==> flow/design.v <==
module controller (
    input logic clk,
    input logic reset,
    output logic load_sreg,
    output logic transmit_pixel,
    output logic [5:0] pixel,
    output logic [4:0] frame
);
    localparam TRANSMIT_FRAME       = 1'b0;
    localparam IDLE                 = 1'b1;
    localparam [2:0] READ_CH_VALS   = 3'b001;
    localparam [2:0] LOAD_SREG      = 3'b010;
    localparam [2:0] TRANSMIT_PIXEL = 3'b100;
    localparam [8:0] TRANSMIT_CYCLES    = 9'd360;        
    localparam [22:0] IDLE_CYCLES       = 23'd2400;
    logic state;
    logic next_state;
    logic [2:0] transmit_phase;
    logic [2:0] next_transmit_phase;
    logic [5:0] pixel_counter;
    logic [4:0] frame_counter;
    logic [8:0] transmit_counter;
    logic [22:0] idle_counter;
    logic transmit_pixel_done;
    logic idle_done;
    assign transmit_pixel_done = (transmit_counter == TRANSMIT_CYCLES - 1);
    assign idle_done = (idle_counter == IDLE_CYCLES - 1);
    always_ff @(posedge clk) begin
        if (reset) begin
            state <= TRANSMIT_FRAME;
            transmit_phase <= READ_CH_VALS;
        end
        else begin
            state <= next_state;
            transmit_phase <= next_transmit_phase;
        end
    end
    always_comb begin
        next_state = state;
        case (state)
            TRANSMIT_FRAME:
                if ((pixel_counter == 6'd63) && (transmit_pixel_done))
                    next_state = IDLE;
                else
                    next_state = TRANSMIT_FRAME;
            IDLE:
                if (idle_done)
                    next_state = TRANSMIT_FRAME;
                else
                    next_state = IDLE;
        endcase
    end
    always_comb begin
        next_transmit_phase = READ_CH_VALS;
        if (state == TRANSMIT_FRAME) begin
            case (transmit_phase)
                READ_CH_VALS:
                    next_transmit_phase = LOAD_SREG;
                LOAD_SREG:
                    next_transmit_phase = TRANSMIT_PIXEL;
                TRANSMIT_PIXEL:
                    next_transmit_phase = transmit_pixel_done ? READ_CH_VALS : TRANSMIT_PIXEL;
                default: ;
            endcase
        end
    end
    always_ff @(posedge clk) begin
        if (reset) begin
            pixel_counter <= 6'd0;
        end
        else if ((state == TRANSMIT_FRAME) && transmit_pixel_done) begin
            pixel_counter <= pixel_counter + 1;
        end
    end
    always_ff @(posedge clk) begin
        if (reset) begin
            frame_counter <= 5'd0;
        end
        else if (idle_done) begin
            frame_counter <= frame_counter + 1;
        end
    end
    always_ff @(posedge clk) begin
        if (reset) begin
            transmit_counter <= 9'd0;
        end
        else if (transmit_phase == TRANSMIT_PIXEL) begin
            transmit_counter <= transmit_counter + 1;
        end
        else begin
            transmit_counter <= 9'd0;
        end
    end
    always_ff @(posedge clk) begin
        if (reset) begin
            idle_counter <= 23'd0;
        end
        else if (state == IDLE) begin
            idle_counter <= idle_counter + 1;
        end
        else begin
            idle_counter <= 23'd0;
        end
    end
    assign pixel = pixel_counter;
    assign frame = frame_counter;
    assign load_sreg = (transmit_phase == LOAD_SREG);
    assign transmit_pixel = (transmit_phase == TRANSMIT_PIXEL);
endmodule
module ws2812b(
    input logic clk,
    input logic reset,
    input logic serial_in,
    input logic transmit,
    output logic ws2812b_out,
    output logic shift
);
    localparam IDLE = 1'b0;
    localparam TRANSMITTING = 1'b1;
    localparam T0_CYCLE_COUNT = 4'd5;
    localparam T1_CYCLE_COUNT = 4'd10;
    localparam MAX_CYCLE_COUNT = 4'd15;
    logic state;
    logic [3:0] cycle_count;
    logic bit_being_sent;
    always_ff @(posedge clk) begin
        if (reset) begin
            state <= IDLE;
            cycle_count <= 4'd0;
            bit_being_sent <= 1'b0;
        end
        else begin
            case (state)
                IDLE:
                    if (transmit == 1'b1) begin
                        state <= TRANSMITTING;
                        cycle_count <= 4'd0;
                        bit_being_sent <= serial_in;
                    end
                TRANSMITTING:
                    if (transmit == 1'b0) begin
                        state <= IDLE;
                    end
                    else if (cycle_count == MAX_CYCLE_COUNT - 1) begin
                        cycle_count <= 4'd0;
                        bit_being_sent <= serial_in;
                    end
                    else begin
                        cycle_count <= cycle_count + 1;
                    end
                default:
                    state <= IDLE;
            endcase
        end
    end
    always_comb begin
        if (state == TRANSMITTING)
            if (bit_being_sent == 1'b0)
                ws2812b_out = (cycle_count < T0_CYCLE_COUNT);
            else
                ws2812b_out = (cycle_count < T1_CYCLE_COUNT);
        else
            ws2812b_out = 1'b0;
    end
    assign shift = (state == TRANSMITTING) && (cycle_count == 4'd0);
endmodule
module rules (
    input logic clk,
    input logic reset,
    input logic step,            
    input logic [127:0] initial_pattern,
    output logic [127:0] grid    
);
    logic [127:0] next_grid;
    always_ff @(posedge clk) begin
        if (reset) begin
            grid <= initial_pattern;
        end
        else if (step) begin
            grid <= next_grid;
        end
    end
    function automatic int neighbors(input int row, input int col, input logic [127:0] g);
        int living;
        int r, c, nr, nc, idx;
        living = 0;
            for (nr = -1; nr <= 1; nr++) begin  
                for (nc = -1; nc <= 1; nc++) begin  
                    if (!(nr == 0 && nc == 0)) begin  
                        r = (row + nr + 8) % 8;  
                        c = (col + nc + 8) % 8;  
                        idx = r * 8 + c;  
                        if (g[2*idx +: 2] == 2'b11) living++;  
                    end
                end
            end
        neighbors =  living;  
    endfunction
generate;
    genvar ir, ic;
    for (ir=0; ir<8; ir++) begin  
        for (ic=0; ic<8; ic++) begin  
            localparam int index = ir * 8 + ic;  
            int living_neighbors;
            always_comb begin
                living_neighbors = neighbors(ir, ic, grid); 
                if (grid[2*index +: 2] == 2'b11) begin  
                    if (living_neighbors == 2 || living_neighbors==3) begin
                        next_grid[2*index +: 2] = 2'b11;
                    end
                    else begin
                        next_grid[2*index +: 2] = 2'b01;
                    end
                end
                else if (grid[2*index +: 2] == 2'b01) begin  
                    if (living_neighbors == 3) begin
                        next_grid[2*index +: 2] = 2'b11;
                    end
                    else begin
                        next_grid[2*index +: 2] = 2'b10;
                    end
                end
                else if (grid[2*index +: 2] == 2'b10) begin  
                    if (living_neighbors == 3) begin
                        next_grid[2*index +: 2] = 2'b11;
                    end
                    else begin
                        next_grid[2*index +: 2] = 2'b00;
                    end
                end
                else  begin  
                    if (living_neighbors == 3) begin
                        next_grid[2*index +: 2] = 2'b11;
                    end
                    else begin
                        next_grid[2*index +: 2] = 2'b00;
                    end
                end
            end
        end
    end
endgenerate
endmodule
module top(
    input logic         clk,
    input logic         SW,          
    input logic [63:0]  pattern,     
    output logic        _48b         
);
    logic [127:0] grid;
    logic [127:0] initial_pattern;
    logic step_game;
    logic reset;
    logic [23:0] shift_reg;
    logic shift;
    logic ws2812b_out;
    logic [5:0] pixel;
    logic load_sreg;
    logic transmit_pixel;
    logic [4:0] frame;
    logic [4:0] last_frame;
    localparam [23:0] OFF     = 24'h000000;
    localparam [23:0] RED     = 24'h00FF00;
    localparam [23:0] GREEN   = 24'hFF0000;
    localparam [23:0] BLUE    = 24'h0000FF;
    genvar gi;
    generate
        for (gi = 0; gi < 64; gi++) begin : g_init
            assign initial_pattern[2*gi +: 2] = pattern[gi] ? 2'b11 : 2'b00;
        end
    endgenerate
    assign reset = ~SW;
    rules u3 (
        .clk(clk),
        .reset(reset),
        .step(step_game),
        .initial_pattern(initial_pattern),
        .grid(grid)  
    );
    ws2812b u4 (
        .clk            (clk),
        .reset          (reset),
        .serial_in      (shift_reg[23]),
        .transmit       (transmit_pixel),
        .ws2812b_out    (ws2812b_out),
        .shift          (shift)
    );
    controller u5 (
        .clk            (clk),
        .reset          (reset),
        .load_sreg      (load_sreg),
        .transmit_pixel (transmit_pixel),
        .pixel          (pixel),
        .frame          (frame)
    );
    always_ff @(posedge clk) begin
        if (reset)
            last_frame <= 5'd0;
        else
            last_frame <= frame;
    end
    assign step_game = (frame != last_frame);  
    always_ff @(posedge clk) begin
        if (reset) begin
            shift_reg <= OFF;
        end
        else if (load_sreg) begin
            if (grid[2*pixel +: 2] == 2'b11) begin  
                shift_reg <= GREEN;
            end
            else if (grid[2*pixel +: 2] == 2'b01) begin  
                shift_reg <= BLUE;
            end
            else if (grid[2*pixel +: 2] == 2'b10) begin  
                shift_reg <= RED;
            end
            else begin  
                shift_reg <= OFF;
            end
        end
        else if (shift) begin
            shift_reg <= { shift_reg[22:0], 1'b0 };
        end
    end
    assign _48b = ws2812b_out;
endmodule
; From RTL to reports: top
; What the tools print for top, step after step.
; Lines are those of the file above, counted from 1.
; Operators carry their Yosys type and port widths (W data, S select, Z words).
; Library cell names are shortened.
; Not given: n/a
[inputs]
top = top
clock_port = clk
cell_library = sky130hd
pvt_corner = tt_025C_1v80

; Word level
; Source: Yosys, flattened and elaborated, memories not mapped. Widths are those after wreduce. Registers that Yosys merges into a memory's read port (data or address) are not register bits. Print and check cells do not count. Equal cells are merged and count once.
[bits]
regBits = 210
input_bits = 66
output_inout_bits = 1
word_cells = 1735
[op_classes]
n_addsub = 453
n_cmp = 2
n_eq = 271
n_shift = 1
mux = 919
logic = 3
reduce_logical = 74
[op_table]
columns = operator, n
row1 = $add A32 B2 Y32 const B, 448
row2 = $mux W32, 448
row3 = $eq A32 B3 Y1 const B, 128
row4 = $mux W2, 320
row5 = $mux W128, 2
row6 = $mux W1, 136
row7 = $eq A2 B2 Y1 const B, 66
row8 = $eq A2 B1 Y1 const B, 65
row9 = $shiftx A128 B8 Y2, 1
row10 = $mux W24, 3
row11 = $logic_or A1 B1 Y1, 64
row12 = $mux W16, 2
row13 = $add A23 B1 Y23 const B, 1
row14 = $eq A23 B12 Y1 const B, 1
row15 = $mux W4, 3
row16 = $add A9 B1 Y9 const B, 1
row17 = $eq A9 B9 Y1 const B, 1
row18 = $pmux W3 S3, 1
row19 = $pmux W4 S2, 1
row20 = $ne A2 B1 Y1 const B, 3
row21 = $reduce_and A2 Y1, 3
row22 = $add A6 B1 Y6 const B, 1
row23 = $eq A6 B6 Y1 const B, 1
row24 = $add A5 B1 Y5 const B, 1
row25 = $ne A5 B5 Y1, 1
row26 = $add A4 B1 Y4 const B, 1
row27 = $lt A4 B3 Y1 const B, 1
row28 = $lt A4 B4 Y1 const B, 1
; Other operator kinds: 13; their cells: 18.

; Logic depth
; Yosys ltp: most cells in a row. Word level: on the elaborated netlist, between registers, memories and ports. Mapped: between sequential cells and ports; inverters and the memories' decode and read muxes count.
[logic_depth]
depth_word = 22
ABC_AREA = 1
ltp_mapped = 34

; Netlist
; Source: synth_stat.txt of the flow (Yosys; design flattened, memories mapped). It holds for the ABC_AREA given above (unset counts as 0); a run with the other value may have another netlist.
; Totals and module areas in this step are rounded.
[mapped]
stdcells = 7657
yosys_area_um2 = 41800
seqArea_um2 = 5490
ffs = 210
buffers = 250
[types]
columns = type, n
row1 = nand2_1, 3018
row2 = ha_1, 388
row3 = inv_1, 1038
row4 = edfxtp_1, 128
row5 = nand3_1, 764
row6 = nor2_1, 590
row7 = dfxtp_1, 82
row8 = o21ai_0, 234
row9 = nand4_1, 162
row10 = a21oi_1, 177
row11 = xor2_1, 89
row12 = or2_2, 121
row13 = buf_2, 110
row14 = nand2_2, 82
row15 = o21ai_1, 83
row16 = xor2_2, 25
row17 = o21ai_2, 38
row18 = nand3b_1, 43
; Other cell types: 41; their cells: 485.

; Worst setup path after synthesis
; Path of least setup slack by OpenSTA after synthesis, without wires, with an ideal clock, recovery checks aside; 20% of the period is set as input and as output delay. Where synthesis merged equal registers, the netlist keeps one of their names.
[synth_timing]
path_type = input port to flip-flop
start = in SW
end = reg u3.grid[0]
period_ns = 10.0
in_delay_ns = 2.000
launch_ns = 2.000
arrival_ns = 5.585
t_required_ns = 8.568
setup_slack_ns = 2.983
delay_ns = 5.017
stages = 5
path_buffers = 2
period_less_setup_slack_ns = 7.017
; "delay_ns" = arrival - input delay + setup time.
; "stages" counts driving pins, that of a launching flip-flop among them; a cell with two outputs on the path counts twice.
; "period_less_setup_slack_ns" = period - worst setup slack (recovery checks aside). The figure is calculated, with input and output delays left at 20% of the set period.
; Between the ends stands the longest chain of elaborated cells between them, by number of cells; it is not shown to be the way that was timed. Of several equally long chains one is given.
; Each line given opens the expression or statement behind the cell; cells for indexed reads and writes are added by Yosys, which also makes memories of some case tables.
; Only ways into the end's enable, where the timed path ends, are counted here.
[synth_via]
cell_sequence = clkbuf_1 -> inv_2 -> clkbuf_1 -> a211oi_1 -> nand3_1
elab_chain_len = 1
[synth_lines]
columns = element, line_no
row1 = start: declaration, 246  ; input logic         SW,
row2 = $ne A2 B1 Y1, n/a
row3 = end: assignment, 177  ; grid <= initial_pattern;
row4 = end: assignment, 180  ; grid <= next_grid;
row5 = end: declaration, 172  ; output logic [127:0] grid

; Path in the finished layout
; Path of least setup slack in the final report of flow run B (OpenROAD, finished layout, wires in). Where an end is a register, its clock arrival counts in the times.
[layout_timing]
path_type = flip-flop to flip-flop
start = reg u3.grid[26]
end = reg u3.grid[40]
period_ns = 10.0
launch_ns = 0.58
arrival_ns = 6.50
t_required_ns = 10.33
setup_slack_ns = 3.84
stages = 29
path_buffers = 0
; Between the ends stands the longest chain of elaborated cells between them, by number of cells; it is not shown to be the way that was timed. Of several equally long chains one is given.
[layout_via]
cell_sequence = edfxtp_1 -> nand2_1 -> inv_1 -> nand2_1 -> nand2_1 -> inv_1 -> ha_1 -> or2_0 -> and2_1 -> ha_1 -> nand2_1 -> nand2_1 -> ha_1 -> nor2_1 -> inv_1 -> nand2_1 -> inv_1 -> ha_1 -> or2_2 -> a21boi_1 -> ha_1 -> nand2_1 -> nor2_1 -> nand2_1 -> nand2_1 -> o21ai_1 -> o21ai_0 -> nand2_1 -> nand2_1
elab_chain_len = 18
[layout_lines]
columns = element, line_no
row1 = start: declaration, 172  ; output logic [127:0] grid
row2 = start: assignment, 177  ; grid <= initial_pattern;
row3 = start: assignment, 180  ; grid <= next_grid;
row4 = $eq A2 B2 Y1, 193  ; if (g[2*idx +: 2] == 2'b11) living++;
row5 = $mux W32, 193
row6 = $add A32 B2 Y32, 193
row7 = $mux W32, 193
row8 = $add A32 B2 Y32, 193
row9 = $mux W32, 193
row10 = $add A32 B2 Y32, 193
row11 = [4 not listed], n/a
row12 = $mux W32, 193
row13 = $eq A32 B3 Y1, 224  ; if (living_neighbors == 3) begin
row14 = $mux W2, 224
row15 = $mux W2, 215  ; else if (grid[2*index +: 2] == 2'b01) begin
row16 = $mux W2, 207  ; if (grid[2*index +: 2] == 2'b11) begin
row17 = $mux W128, 179  ; else if (step) begin
row18 = $mux W128, 176  ; if (reset) begin
row19 = end: assignment, 177
row20 = end: assignment, 180
row21 = end: declaration, 172

## Implementation results

Stored flow runs of top (2 of them; Yosys, OpenROAD, sky130hd). They differ in their settings and are not a sequence. Constraints: input delay and output delay 20% of the set period each, output load 0.01 pF.
"worst_path_ns" means the part of the period allowed to the worst setup path (the constraints hold back 20% at inputs and 20% at outputs) less its slack; where the path has registers, the arrival times of their clocks count too.
"fin_power_w": no workload was simulated; the value follows from the tool's default switching activity.
The measured numbers are rounded.

# flow run A
==> flow/run.sh <==
#!/bin/bash
# the make line also repeats the synthesis and layout settings of config.mk as NAME=value (left out here)
make -C /OpenROAD-flow-scripts/flow DESIGN_CONFIG=/design/flow/config.mk WORK_HOME=/design/flow/orfs CLKGATE_MAP_FILE= finish
==> flow/config.mk <==
export PLATFORM = sky130hd
export DESIGN_NAME = top
export DESIGN_NICKNAME = top
export VERILOG_FILES = /design/flow/design.v
export SDC_FILE = /design/flow/constraint.sdc
export NUM_CORES = 4
export LEC_CHECK = 0
export ABC_AREA = 0
export CAP_MARGIN = 35
export CELL_PAD_IN_SITES_DETAIL_PLACEMENT = 1
export CELL_PAD_IN_SITES_GLOBAL_PLACEMENT = 3
export CORE_ASPECT_RATIO = 0.82
export CORE_MARGIN = 7
export CORE_UTILIZATION = 48
export CTS_CLUSTER_DIAMETER = 184
export MIN_ROUTING_LAYER = met2
export PLACE_DENSITY = 0.38
export SETUP_SLACK_MARGIN = 0.71
export SLEW_MARGIN = 20
==> flow/constraint.sdc <==
create_clock -name core_clock -period 4.4 [get_ports {clk}]
set_input_delay 0.8800 -clock core_clock [delete_from_list [all_inputs] [get_ports {clk}]]
set_output_delay 0.8800 -clock core_clock [all_outputs]
set_load 0.01 [all_outputs]

==> flow run A: results <==
outcome="no final report: placement broke off with GPL-0301"

# flow run B
==> flow/run.sh <==
#!/bin/bash
# the make line also repeats the synthesis and layout settings of config.mk as NAME=value (left out here)
make -C /OpenROAD-flow-scripts/flow DESIGN_CONFIG=/design/flow/config.mk WORK_HOME=/design/flow/orfs CLKGATE_MAP_FILE= finish
==> flow/config.mk <==
export PLATFORM = sky130hd
export DESIGN_NAME = top
export DESIGN_NICKNAME = top
export VERILOG_FILES = /design/flow/design.v
export SDC_FILE = /design/flow/constraint.sdc
export NUM_CORES = 4
export LEC_CHECK = 0
export ABC_AREA = 1
export CAP_MARGIN = 5
export CELL_PAD_IN_SITES_DETAIL_PLACEMENT = 2
export CELL_PAD_IN_SITES_GLOBAL_PLACEMENT = 1
export CORE_ASPECT_RATIO = 0.88
export CORE_MARGIN = 2
export CORE_UTILIZATION = 40
export CTS_CLUSTER_DIAMETER = 129
export CTS_CLUSTER_SIZE = 24
export GPL_ROUTABILITY_DRIVEN = 0
export GPL_TIMING_DRIVEN = 1
export HOLD_SLACK_MARGIN = -0.01
export MAX_ROUTING_LAYER = met5
export SLEW_MARGIN = 20
export TNS_END_PERCENT = 55
==> flow/constraint.sdc <==
create_clock -name core_clock -period 10.0 [get_ports {clk}]
set_input_delay 2.0000 -clock core_clock [delete_from_list [all_inputs] [get_ports {clk}]]
set_output_delay 2.0000 -clock core_clock [all_outputs]
set_load 0.01 [all_outputs]

==> flow run B: results <==
final_stdcell_area_um2=43800
timing.hold.ws_ns=0.438
worst_path_ns=6.16
critical_path_kind="flip-flop to flip-flop"
total_negative_slack_ns=0.000
synthArea_um2=41800
fin_ws_ns=3.84
fin_power_w=0.0112
final_die_area_um2=107000
